==> flow/design.v <==
`timescale 1ns/1ps   
module fp_arithmetic_sequence_generator (
    input wire clk,                   
    input wire rst_n,                 
    input wire activate,              
    input wire [31:0] a1,             
    input wire [31:0] d,              
    input wire [31:0] n,              
    input wire [31:0] saddr,          
    output reg done,                  
    output reg [31:0] mem_addr,       
    output reg [31:0] mem_wdata,      
    output reg mem_write,             
    input wire mem_ready              
);
    localparam IDLE = 3'b000;        
    localparam INIT = 3'b001;        
    localparam LOAD_ADD = 3'b010;    
    localparam WAIT_ADD = 3'b011;    
    localparam MEM_WRITE = 3'b100;   
    localparam WAIT_MEM = 3'b101;    
    localparam UPDATE = 3'b110;      
    localparam FINISH = 3'b111;      
    reg [2:0] state;                 
    reg [31:0] counter;              
    reg [31:0] current_term;         
    reg [31:0] add_a, add_b;        
    reg add_start;                   
    wire [31:0] add_result;          
    wire add_done;                   
    fp_adder fp_add_inst (
        .clk(clk),
        .rst_n(rst_n),
        .a(add_a),
        .b(add_b),
        .start(add_start),
        .result(add_result),
        .done(add_done)
    );
    always @(posedge clk or negedge rst_n) begin
        if (!rst_n) begin
            state <= IDLE;
            counter <= 32'b0;
            current_term <= 32'b0;
            done <= 1'b0;
            add_start <= 1'b0;
            add_a <= 32'b0;
            add_b <= 32'b0;
            mem_addr <= 32'b0;
            mem_wdata <= 32'b0;
            mem_write <= 1'b0;
        end else begin
            add_start <= 1'b0;
            mem_write <= 1'b0;
            case (state)
                IDLE: begin
                    counter <= 32'b0;
                    done <= 1'b0;
                    if (activate) begin
                        state <= INIT;   
                    end
                end
                INIT: begin
                    current_term <= a1;          
                    counter <= 32'b0;            
                    mem_addr <= saddr;           
                    if (n == 32'b0)
                        state <= FINISH;         
                    else
                        state <= MEM_WRITE;      
                end
                LOAD_ADD: begin
                    add_a <= current_term;
                    add_b <= d;
                    add_start <= 1'b1;           
                    state <= WAIT_ADD;
                end
                WAIT_ADD: begin
                    if (add_done) begin
                        state <= MEM_WRITE;      
                    end
                end
                MEM_WRITE: begin
                    mem_wdata <= (counter == 0) ? a1 : add_result;
                    mem_write <= 1'b1;           
                    state <= WAIT_MEM;
                end
                WAIT_MEM: begin
                    if (mem_ready) begin
                        mem_addr <= mem_addr + 4;  
                        counter <= counter + 1'b1;  
                        if ((counter + 32'd1) >= n) begin
                            state <= FINISH;
                        end else if (counter == 0) begin
                            current_term <= a1;
                            state <= LOAD_ADD;   
                        end else begin
                            current_term <= add_result;
                            state <= LOAD_ADD;
                        end
                    end
                end
                FINISH: begin
                    done <= 1'b1;               
                    if (!activate) begin
                        state <= IDLE;          
                    end
                end
                default: state <= IDLE;         
            endcase
        end
    end
endmodule
module fp_adder (
    input wire clk,
    input wire rst_n,
    input wire [31:0] a,         
    input wire [31:0] b,         
    input wire start,            
    output reg [31:0] result,    
    output reg done              
);
    reg [31:0] a_reg, b_reg;    
    reg a_sign, b_sign;          
    reg [7:0] a_exp, b_exp;      
    reg [23:0] a_mant, b_mant;   
    reg [7:0] result_exp;        
    reg result_sign;             
    reg [24:0] result_mant;      
    reg [7:0] exp_diff;          
    localparam IDLE = 3'h0;       
    localparam UNPACK = 3'h1;     
    localparam ALIGN = 3'h2;      
    localparam ADD = 3'h3;        
    localparam NORMALIZE = 3'h4;  
    localparam PACK = 3'h5;       
    reg [2:0] state;
    always @(posedge clk or negedge rst_n) begin
        if (!rst_n) begin
            state <= IDLE;
            result <= 32'b0;
            done <= 1'b0;
        end else begin
            done <= 1'b0;   
            case (state)
                IDLE: begin
                    if (start) begin
                        a_reg <= a;   
                        b_reg <= b;
                        state <= UNPACK;
                    end
                end
                UNPACK: begin
                    a_sign <= a_reg[31];
                    a_exp <= a_reg[30:23];
                    a_mant <= {1'b1, a_reg[22:0]};   
                    b_sign <= b_reg[31];
                    b_exp <= b_reg[30:23];
                    b_mant <= {1'b1, b_reg[22:0]};   
                    state <= ALIGN;
                end
                ALIGN: begin
                    if (a_exp > b_exp) begin
                        exp_diff <= a_exp - b_exp;
                        b_mant <= ((a_exp - b_exp) > 24) ? 24'b0 : (b_mant >> (a_exp - b_exp));
                        result_exp <= a_exp;
                    end else begin
                        exp_diff <= b_exp - a_exp;
                        a_mant <= ((b_exp - a_exp) > 24) ? 24'b0 : (a_mant >> (b_exp - a_exp));
                        result_exp <= b_exp;
                    end
                    state <= ADD;
                end
                ADD: begin
                    if (a_sign == b_sign) begin
                        result_mant <= a_mant + b_mant;
                        result_sign <= a_sign;
                    end else begin
                        if (a_mant >= b_mant) begin
                            result_mant <= a_mant - b_mant;
                            result_sign <= a_sign;
                        end else begin
                            result_mant <= b_mant - a_mant;
                            result_sign <= b_sign;
                        end
                    end
                    state <= NORMALIZE;
                end
                NORMALIZE: begin
                    if (result_mant[24]) begin
                        result_mant <= result_mant >> 1;
                        result_exp <= result_exp + 1;
                        state <= PACK;
                    end else if (result_mant[23:0] != 0) begin
                        if (!result_mant[23]) begin
                            result_mant <= result_mant << 1;
                            result_exp <= result_exp - 1;
                        end else begin
                            state <= PACK;
                        end
                    end else begin
                        result_exp <= 8'b0;
                        state <= PACK;
                    end
                end
                PACK: begin
                    result <= {result_sign, result_exp, result_mant[22:0]};
                    done <= 1'b1;   
                    state <= IDLE;
                end
                default: state <= IDLE;   
            endcase
        end
    end
endmodule
Hand-over note for fp_arithmetic_sequence_generator

Step by step through the tools: fp_arithmetic_sequence_generator. Module fp_arithmetic_sequence_generator before and after one edit of its RTL, step after step. "original" refers to lines of the RTL above, "edited" to lines of the edited file. "difference": "edited" minus "original" as printed here. Library cell names are shortened. A cell with -- has no value.

Top: fp_arithmetic_sequence_generator. Clock port: clk. Cell library: sky130hd. Timing corner: tt_025C_1v80.

Diff. The edit as a unified diff against the file above. The edit is scripted: it alters the design's behaviour and was not made to optimise anything.

```diff
@@ -163,5 +163,5 @@
                     if (a_exp > b_exp) begin
                         exp_diff <= a_exp - b_exp;
-                        b_mant <= ((a_exp - b_exp) > 24) ? 24'b0 : (b_mant >> (a_exp - b_exp));
+                        b_mant <= ((a_exp - b_exp) > 24) ? 24'b0 : (b_mant << (a_exp - b_exp));
                         result_exp <= a_exp;
                     end else begin
```

Word-level counts. Yosys after proc, flatten, opt, wreduce and memory -nomap, before mapping. Memory bits, and registers merged into a memory's read port (data or address), are not among the register bits. Print and check cells are not counted.

Operators by class: shift operators (original 2, edited 2, difference 0); mux-type cells (original 43, edited 43, difference 0); add/sub/neg operators (original 12, edited 12, difference 0); eq/ne operators (original 24, edited 24, difference 0); $lt $le $gt $ge (original 5, edited 5, difference 0); reductions and logical operators (original 26, edited 26, difference 0).

Operators with widths: 24-bit by 8-bit >> shifter with 24-bit output (original 2, edited 1, difference -1); 24-bit by 8-bit << shifter with 24-bit output (original 0, edited 1, difference +1); 3-bit 2-to-1 mux (original 9, edited 9, difference 0); 2-bit != test (second input constant) (original 6, edited 6, difference 0); 2-bit AND reduction (original 6, edited 6, difference 0); 3-bit AND reduction (original 6, edited 6, difference 0); 2-bit nonzero test (original 6, edited 6, difference 0); 3-bit == test (second input constant) (original 5, edited 5, difference 0); 1-bit 2-to-1 mux (original 5, edited 5, difference 0); 24-bit 2-to-1 mux (original 5, edited 5, difference 0); 32-bit 2-to-1 mux (original 5, edited 5, difference 0); 3-bit by 2-bit == test with 1-bit output (second input constant) (original 4, edited 4, difference 0); 25-bit 2-to-1 mux (original 4, edited 4, difference 0); 8-bit 2-to-1 mux (original 4, edited 4, difference 0); 32-bit case mux with 2-bit select (original 3, edited 3, difference 0); 32-bit by 1-bit adder with 32-bit output (second input constant) (original 2, edited 2, difference 0); 3-bit by 1-bit == test with 1-bit output (second input constant) (original 2, edited 2, difference 0); 32-bit by 5-bit > comparator with 1-bit output (second input constant) (original 2, edited 2, difference 0); 3-bit zero test (original 2, edited 2, difference 0); 32-bit zero test (original 2, edited 2, difference 0); 2-bit by 1-bit != test with 1-bit output (second input constant) (original 2, edited 2, difference 0); 24-bit case mux with 2-bit select (original 2, edited 2, difference 0); 4-bit AND reduction (original 2, edited 2, difference 0); 24-bit by 24-bit subtractor with 25-bit output (original 2, edited 2, difference 0); 8-bit subtractor (original 2, edited 2, difference 0); 8-bit by 8-bit subtractor with 9-bit output (original 2, edited 2, difference 0); 24-bit by 24-bit adder with 25-bit output (original 1, edited 1, difference 0); 32-bit by 3-bit adder with 32-bit output (second input constant) (original 1, edited 1, difference 0).

Not every row of either side is listed.

Storage and ports: input port bits (original 132, edited 132, difference 0); output and inout bits (original 66, edited 66, difference 0); flip-flop bits (word level) (original 398, edited 398, difference 0).

Depth. Depth = most cells in a row (Yosys ltp): at word level without a register or memory, in the mapped netlist without a sequential cell, where the memories' decode and read muxes count.

Depth: word-level depth (original 5, edited 5, difference 0); ABC_AREA (original 0, edited 0); gate-level depth with buffers (original 19, edited 19, difference 0); depth with buffers taken out (original 17, edited 18, difference +1).

Mapped cells and area. The flow's flattened synthesis, as Yosys stat reports it; memories are mapped. The netlist is that of the ABC_AREA named above (0 if unset); the other value can give another one.

Synthesis totals: cells in the netlist (original 2580, edited 2446, difference -134); area of sequential cells (um^2) (original 10958.0, edited 10958.0, difference 0.0); chip area (Yosys) (um^2) (original 25316.8, edited 24579.8, difference -737.0); mapped flip-flops (original 405, edited 405, difference 0).

Cell types: mux2_2 (original 96, edited 170, difference +74); mux2i_1 (original 115, edited 67, difference -48); or3_1 (original 43, edited 7, difference -36); a221oi_1 (original 43, edited 15, difference -28); inv_1 (original 171, edited 146, difference -25); clkbuf_1 (original 136, edited 111, difference -25); nand3_1 (original 67, edited 43, difference -24); nor3_1 (original 44, edited 65, difference +21); xnor2_1 (original 32, edited 53, difference +21); a21oi_1 (original 153, edited 170, difference +17); o21a_1 (original 24, edited 7, difference -17); o21ai_0 (original 141, edited 126, difference -15); nand2_1 (original 171, edited 185, difference +14); a31oi_1 (original 32, edited 19, difference -13); nand4_1 (original 40, edited 31, difference -9); o2111ai_1 (original 9, edited 0, difference -9); mux4_2 (original 16, edited 8, difference -8); a22oi_1 (original 14, edited 6, difference -8).

Not every row of either side is listed. By module: a second synthesis without flattening, with its own total; a netlist apart from the flattened one above.

Unflattened totals: cell total of the unflattened synthesis (original 2423, edited 2570, difference +147); area total of the unflattened synthesis (um^2) (original 24977.7, edited 25451.9, difference +474.2).

Each row is one instance without its submodules.

Modules, original: fp_adder (area 14473.9 um^2, sequential area 5901.9 um^2, cells 1438, instances 1); fp_arithmetic_sequence_generator (area 10503.8 um^2, sequential area 5056.1 um^2, cells 985, instances 1).

Modules, edited: fp_adder (area 14948.1 um^2, sequential area 5901.9 um^2, cells 1585, instances 1); fp_arithmetic_sequence_generator (area 10503.8 um^2, sequential area 5056.1 um^2, cells 985, instances 1).

Timing after synthesis. OpenSTA on the mapped netlist: ideal clock, no wires. The path of least setup slack (recovery checks aside). Input and output delay are each 20% of the period. Register names are those of the netlist, which keeps one name where synthesis merged equal registers.

Path post-synthesis: kind (original input port to flip-flop, edited input port to flip-flop); start point (original in n[17], edited in n[21]); end point (original reg current_term[10], edited reg current_term[0]); period (ns) (original 12.0, edited 12.0, difference 0.0); time at the first pin (ns) (original 2.400, edited 2.400, difference 0.000); slack (ns) (original 7.370, edited 7.096, difference -0.274); required time (ns) (original 11.859, edited 11.875, difference +0.016); arrival (ns) (original 4.489, edited 4.779, difference +0.290); buffers on the path (original 1, edited 1, difference 0); path delay (ns) (original 2.230, edited 2.504, difference +0.274); stages on the path (original 12, edited 11, difference -1); setup time (ns) (original 0.141, edited 0.125, difference -0.016); external input delay (ns) (original 2.400, edited 2.400, difference 0.000); period reached after synthesis (ns) (original 4.63, edited 4.904, difference +0.274).

"path delay" is the arrival time less input delay plus setup time. "stages on the path": output pins that drive a net of the path, with the launching flip-flop's if there is one; two outputs of one cell count as two. "period reached after synthesis" is the clock period less the worst setup slack; recovery checks do not enter. This is arithmetic on one report: input and output delays are still those of the set period (20% each). The rows between start and end are the longest chain of elaborated cells between them; the timing report does not say that the signal goes this way. Where chains are equally long, one stands for them. Each line given opens the expression or statement behind the cell; cells for indexed reads and writes are added by Yosys, which also makes memories of some case tables. At most two assigning lines are given for a register; there are more.

Between the ends, post-synthesis, original:
Cells stage by stage: inv_1 > ha_1 > a21o_1 > a21o_1 > a21o_1 > a21o_1 > a21oi_1 > o2111ai_1 > o21bai_1 > a21boi_1 > clkbuf_1 > a221oi_1. The entry for cells in the longest elaborated chain reads 4. Elaborated cells on any way between the ends: 6. The figure for RTL lines with such cells is 3. Those cells by class: 1 x compare; 1 x eq/ne; 3 x mux; 1 x reduce/logical.

RTL lines, path post-synthesis, original: start: declaration (RTL line 8) `input wire [31:0] n,`; 32-bit greater-or-equal comparator (RTL line 92) `if ((counter + 32'd1) >= n) begin`; 32-bit 2-to-1 mux (RTL line 92); 32-bit 2-to-1 mux (RTL line 89) `if (mem_ready) begin`; 32-bit case mux with 2-bit select (RTL line 55) `case (state)`; end: assignment (RTL line 64) `current_term <= a1;`; end: assignment (RTL line 95) `current_term <= a1;`; end: declaration (RTL line 26) `reg [31:0] current_term;`.

Between the ends, post-synthesis, edited:
Cells stage by stage: inv_1 > ha_1 > a21o_1 > a21o_1 > a21oi_1 > o21ai_0 > nor4bb_1 > a21oi_1 > o31ai_1 > clkbuf_1 > mux2_2. The entry for cells in the longest elaborated chain reads 4. Elaborated cells on any way between the ends: 6. The figure for RTL lines with such cells is 3. Those cells by class: 1 x compare; 1 x eq/ne; 3 x mux; 1 x reduce/logical.

RTL lines, path post-synthesis, edited: start: declaration (RTL line 8) `input wire [31:0] n,`; 32-bit greater-or-equal comparator (RTL line 92) `if ((counter + 32'd1) >= n) begin`; 32-bit 2-to-1 mux (RTL line 92); 32-bit 2-to-1 mux (RTL line 89) `if (mem_ready) begin`; 32-bit case mux with 2-bit select (RTL line 55) `case (state)`; end: assignment (RTL line 64) `current_term <= a1;`; end: assignment (RTL line 95) `current_term <= a1;`; end: declaration (RTL line 26) `reg [31:0] current_term;`.

Worst path after layout. Path of least setup slack in the final report of the runs of pair 1 (OpenROAD, finished layout, wires in). Where an end is a register, its clock arrival counts in the times.

Path after layout: kind (original flip-flop to flip-flop, edited flip-flop to flip-flop); start point (original reg counter[0], edited reg counter[0]); end point (original reg current_term[5], edited reg current_term[12]); arrival (ns) (original 5.15, edited 5.21, difference +0.06); slack (ns) (original 0.63, edited 0.56, difference -0.07); required time (ns) (original 5.78, edited 5.77, difference -0.01); setup time (ns) (original 0.11, edited 0.12, difference +0.01); buffers on the path (original 1, edited 1, difference 0); time at the first pin (ns) (original 0.58, edited 0.57, difference -0.01); period (ns) (original 5.32, edited 5.32, difference 0.00); stages on the path (original 17, edited 19, difference +2).

The rows between start and end are the longest chain of elaborated cells between them; the timing report does not say that the signal goes this way. Where chains are equally long, one stands for them. At most two assigning lines are given for a register; there are more.

Between the ends, after layout, original:
Cells stage by stage: dfrtp_1 > ha_1 > nand4_1 > or3_1 > nor2_1 > nand3_1 > nor4_1 > nand4_1 > xnor2_1 > ha_1 > a21o_1 > a21o_1 > nor2_2 > buf_4 > or3_1 > o21ai_0 > a221oi_1. The entry for cells in the longest elaborated chain reads 5. Elaborated cells on any way between the ends: 9. Those cells by class: 1 x add/sub; 1 x compare; 1 x eq/ne; 4 x mux; 2 x reduce/logical.

RTL lines, path after layout, original: start: declaration (RTL line 25) `reg [31:0] counter;`; start: assignment (RTL line 43) `counter <= 32'b0;`; start: assignment (RTL line 91) `counter <= counter + 1'b1;`; 32-bit by 1-bit adder with 32-bit output (RTL line 92) `if ((counter + 32'd1) >= n) begin`; 32-bit greater-or-equal comparator (RTL line 92); 32-bit 2-to-1 mux (RTL line 92); 32-bit 2-to-1 mux (RTL line 89) `if (mem_ready) begin`; 32-bit case mux with 2-bit select (RTL line 55) `case (state)`; end: assignment (RTL line 64) `current_term <= a1;`; end: assignment (RTL line 95) `current_term <= a1;`; end: declaration (RTL line 26) `reg [31:0] current_term;`.

Between the ends, after layout, edited:
Cells stage by stage: dfrtp_1 > ha_1 > nand3_1 > inv_1 > nand3_1 > nor4_1 > and2_1 > and3_1 > xor2_1 > ha_1 > a21oi_1 > nor2b_1 > o21ai_0 > nand2b_1 > a21oi_1 > o21ai_0 > o31ai_4 > buf_4 > mux2_2. The entry for cells in the longest elaborated chain reads 5. Elaborated cells on any way between the ends: 9. Those cells by class: 1 x add/sub; 1 x compare; 1 x eq/ne; 4 x mux; 2 x reduce/logical.

RTL lines, path after layout, edited: start: declaration (RTL line 25) `reg [31:0] counter;`; start: assignment (RTL line 43) `counter <= 32'b0;`; start: assignment (RTL line 91) `counter <= counter + 1'b1;`; 32-bit by 1-bit adder with 32-bit output (RTL line 92) `if ((counter + 32'd1) >= n) begin`; 32-bit greater-or-equal comparator (RTL line 92); 32-bit 2-to-1 mux (RTL line 92); 32-bit 2-to-1 mux (RTL line 89) `if (mem_ready) begin`; 32-bit case mux with 2-bit select (RTL line 55) `case (state)`; end: assignment (RTL line 64) `current_term <= a1;`; end: assignment (RTL line 95) `current_term <= a1;`; end: declaration (RTL line 26) `reg [31:0] current_term;`.

Layout results. Both versions went through the flow (Yosys, OpenROAD) with the same settings in each pair. Constraints: input delay and output delay 20% of the set period each, output load 0.01 pF.

Flow settings, pair 1:
The entry for period_ns reads 5.32. The figure for CAP_MARGIN is 20. CORE_MARGIN: 2. The figure for CORE_UTILIZATION is 40. The entry for SLEW_MARGIN reads 20.

Measured results, pair 1: smallest setup slack (ns) (original 0.629, edited 0.564, difference -0.065); chip area in the Yosys report (um^2) (original 25316.8, edited 24579.8, difference -737.0); std-cell area (final layout) (um^2) (original 29704.7, edited 28925.2, difference -779.5); total power after layout (mW) (original 7.510, edited 7.492, difference -0.018); full die area (um^2) (original 65321.1, edited 63448.6, difference -1872.5); post-layout utilization (%) (original 47.3, edited 47.7, difference +0.4).

Flow settings, pair 2:
The figure for CAP_MARGIN is 30. The figure for CORE_UTILIZATION is 48. The entry for GPL_ROUTABILITY_DRIVEN reads 0. The entry for GPL_TIMING_DRIVEN reads 0. MAX_ROUTING_LAYER: met5. MIN_ROUTING_LAYER: met1. The figure for PLACE_DENSITY_LB_ADDON is 0.17. For SETUP_SLACK_MARGIN the number is 1.2. The entry for SLEW_MARGIN reads 40. The entry for TNS_END_PERCENT reads 100. The entry for period_ns reads 5.35. CORE_MARGIN: 2.

Measured results, pair 2: smallest setup slack (ns) (original 1.227, edited 1.337, difference +0.110); chip area in the Yosys report (um^2) (original 25316.8, edited 24579.8, difference -737.0); std-cell area (final layout) (um^2) (original 30979.7, edited 29384.4, difference -1595.3); total power after layout (mW) (original 7.820, edited 7.409, difference -0.411); full die area (um^2) (original 54597.0, edited 53033.5, difference -1563.5); post-layout utilization (%) (original 59.2, edited 58.3, difference -0.9).

"total power after layout": no workload was simulated; the value follows from the tool's default switching activity.

End of note.
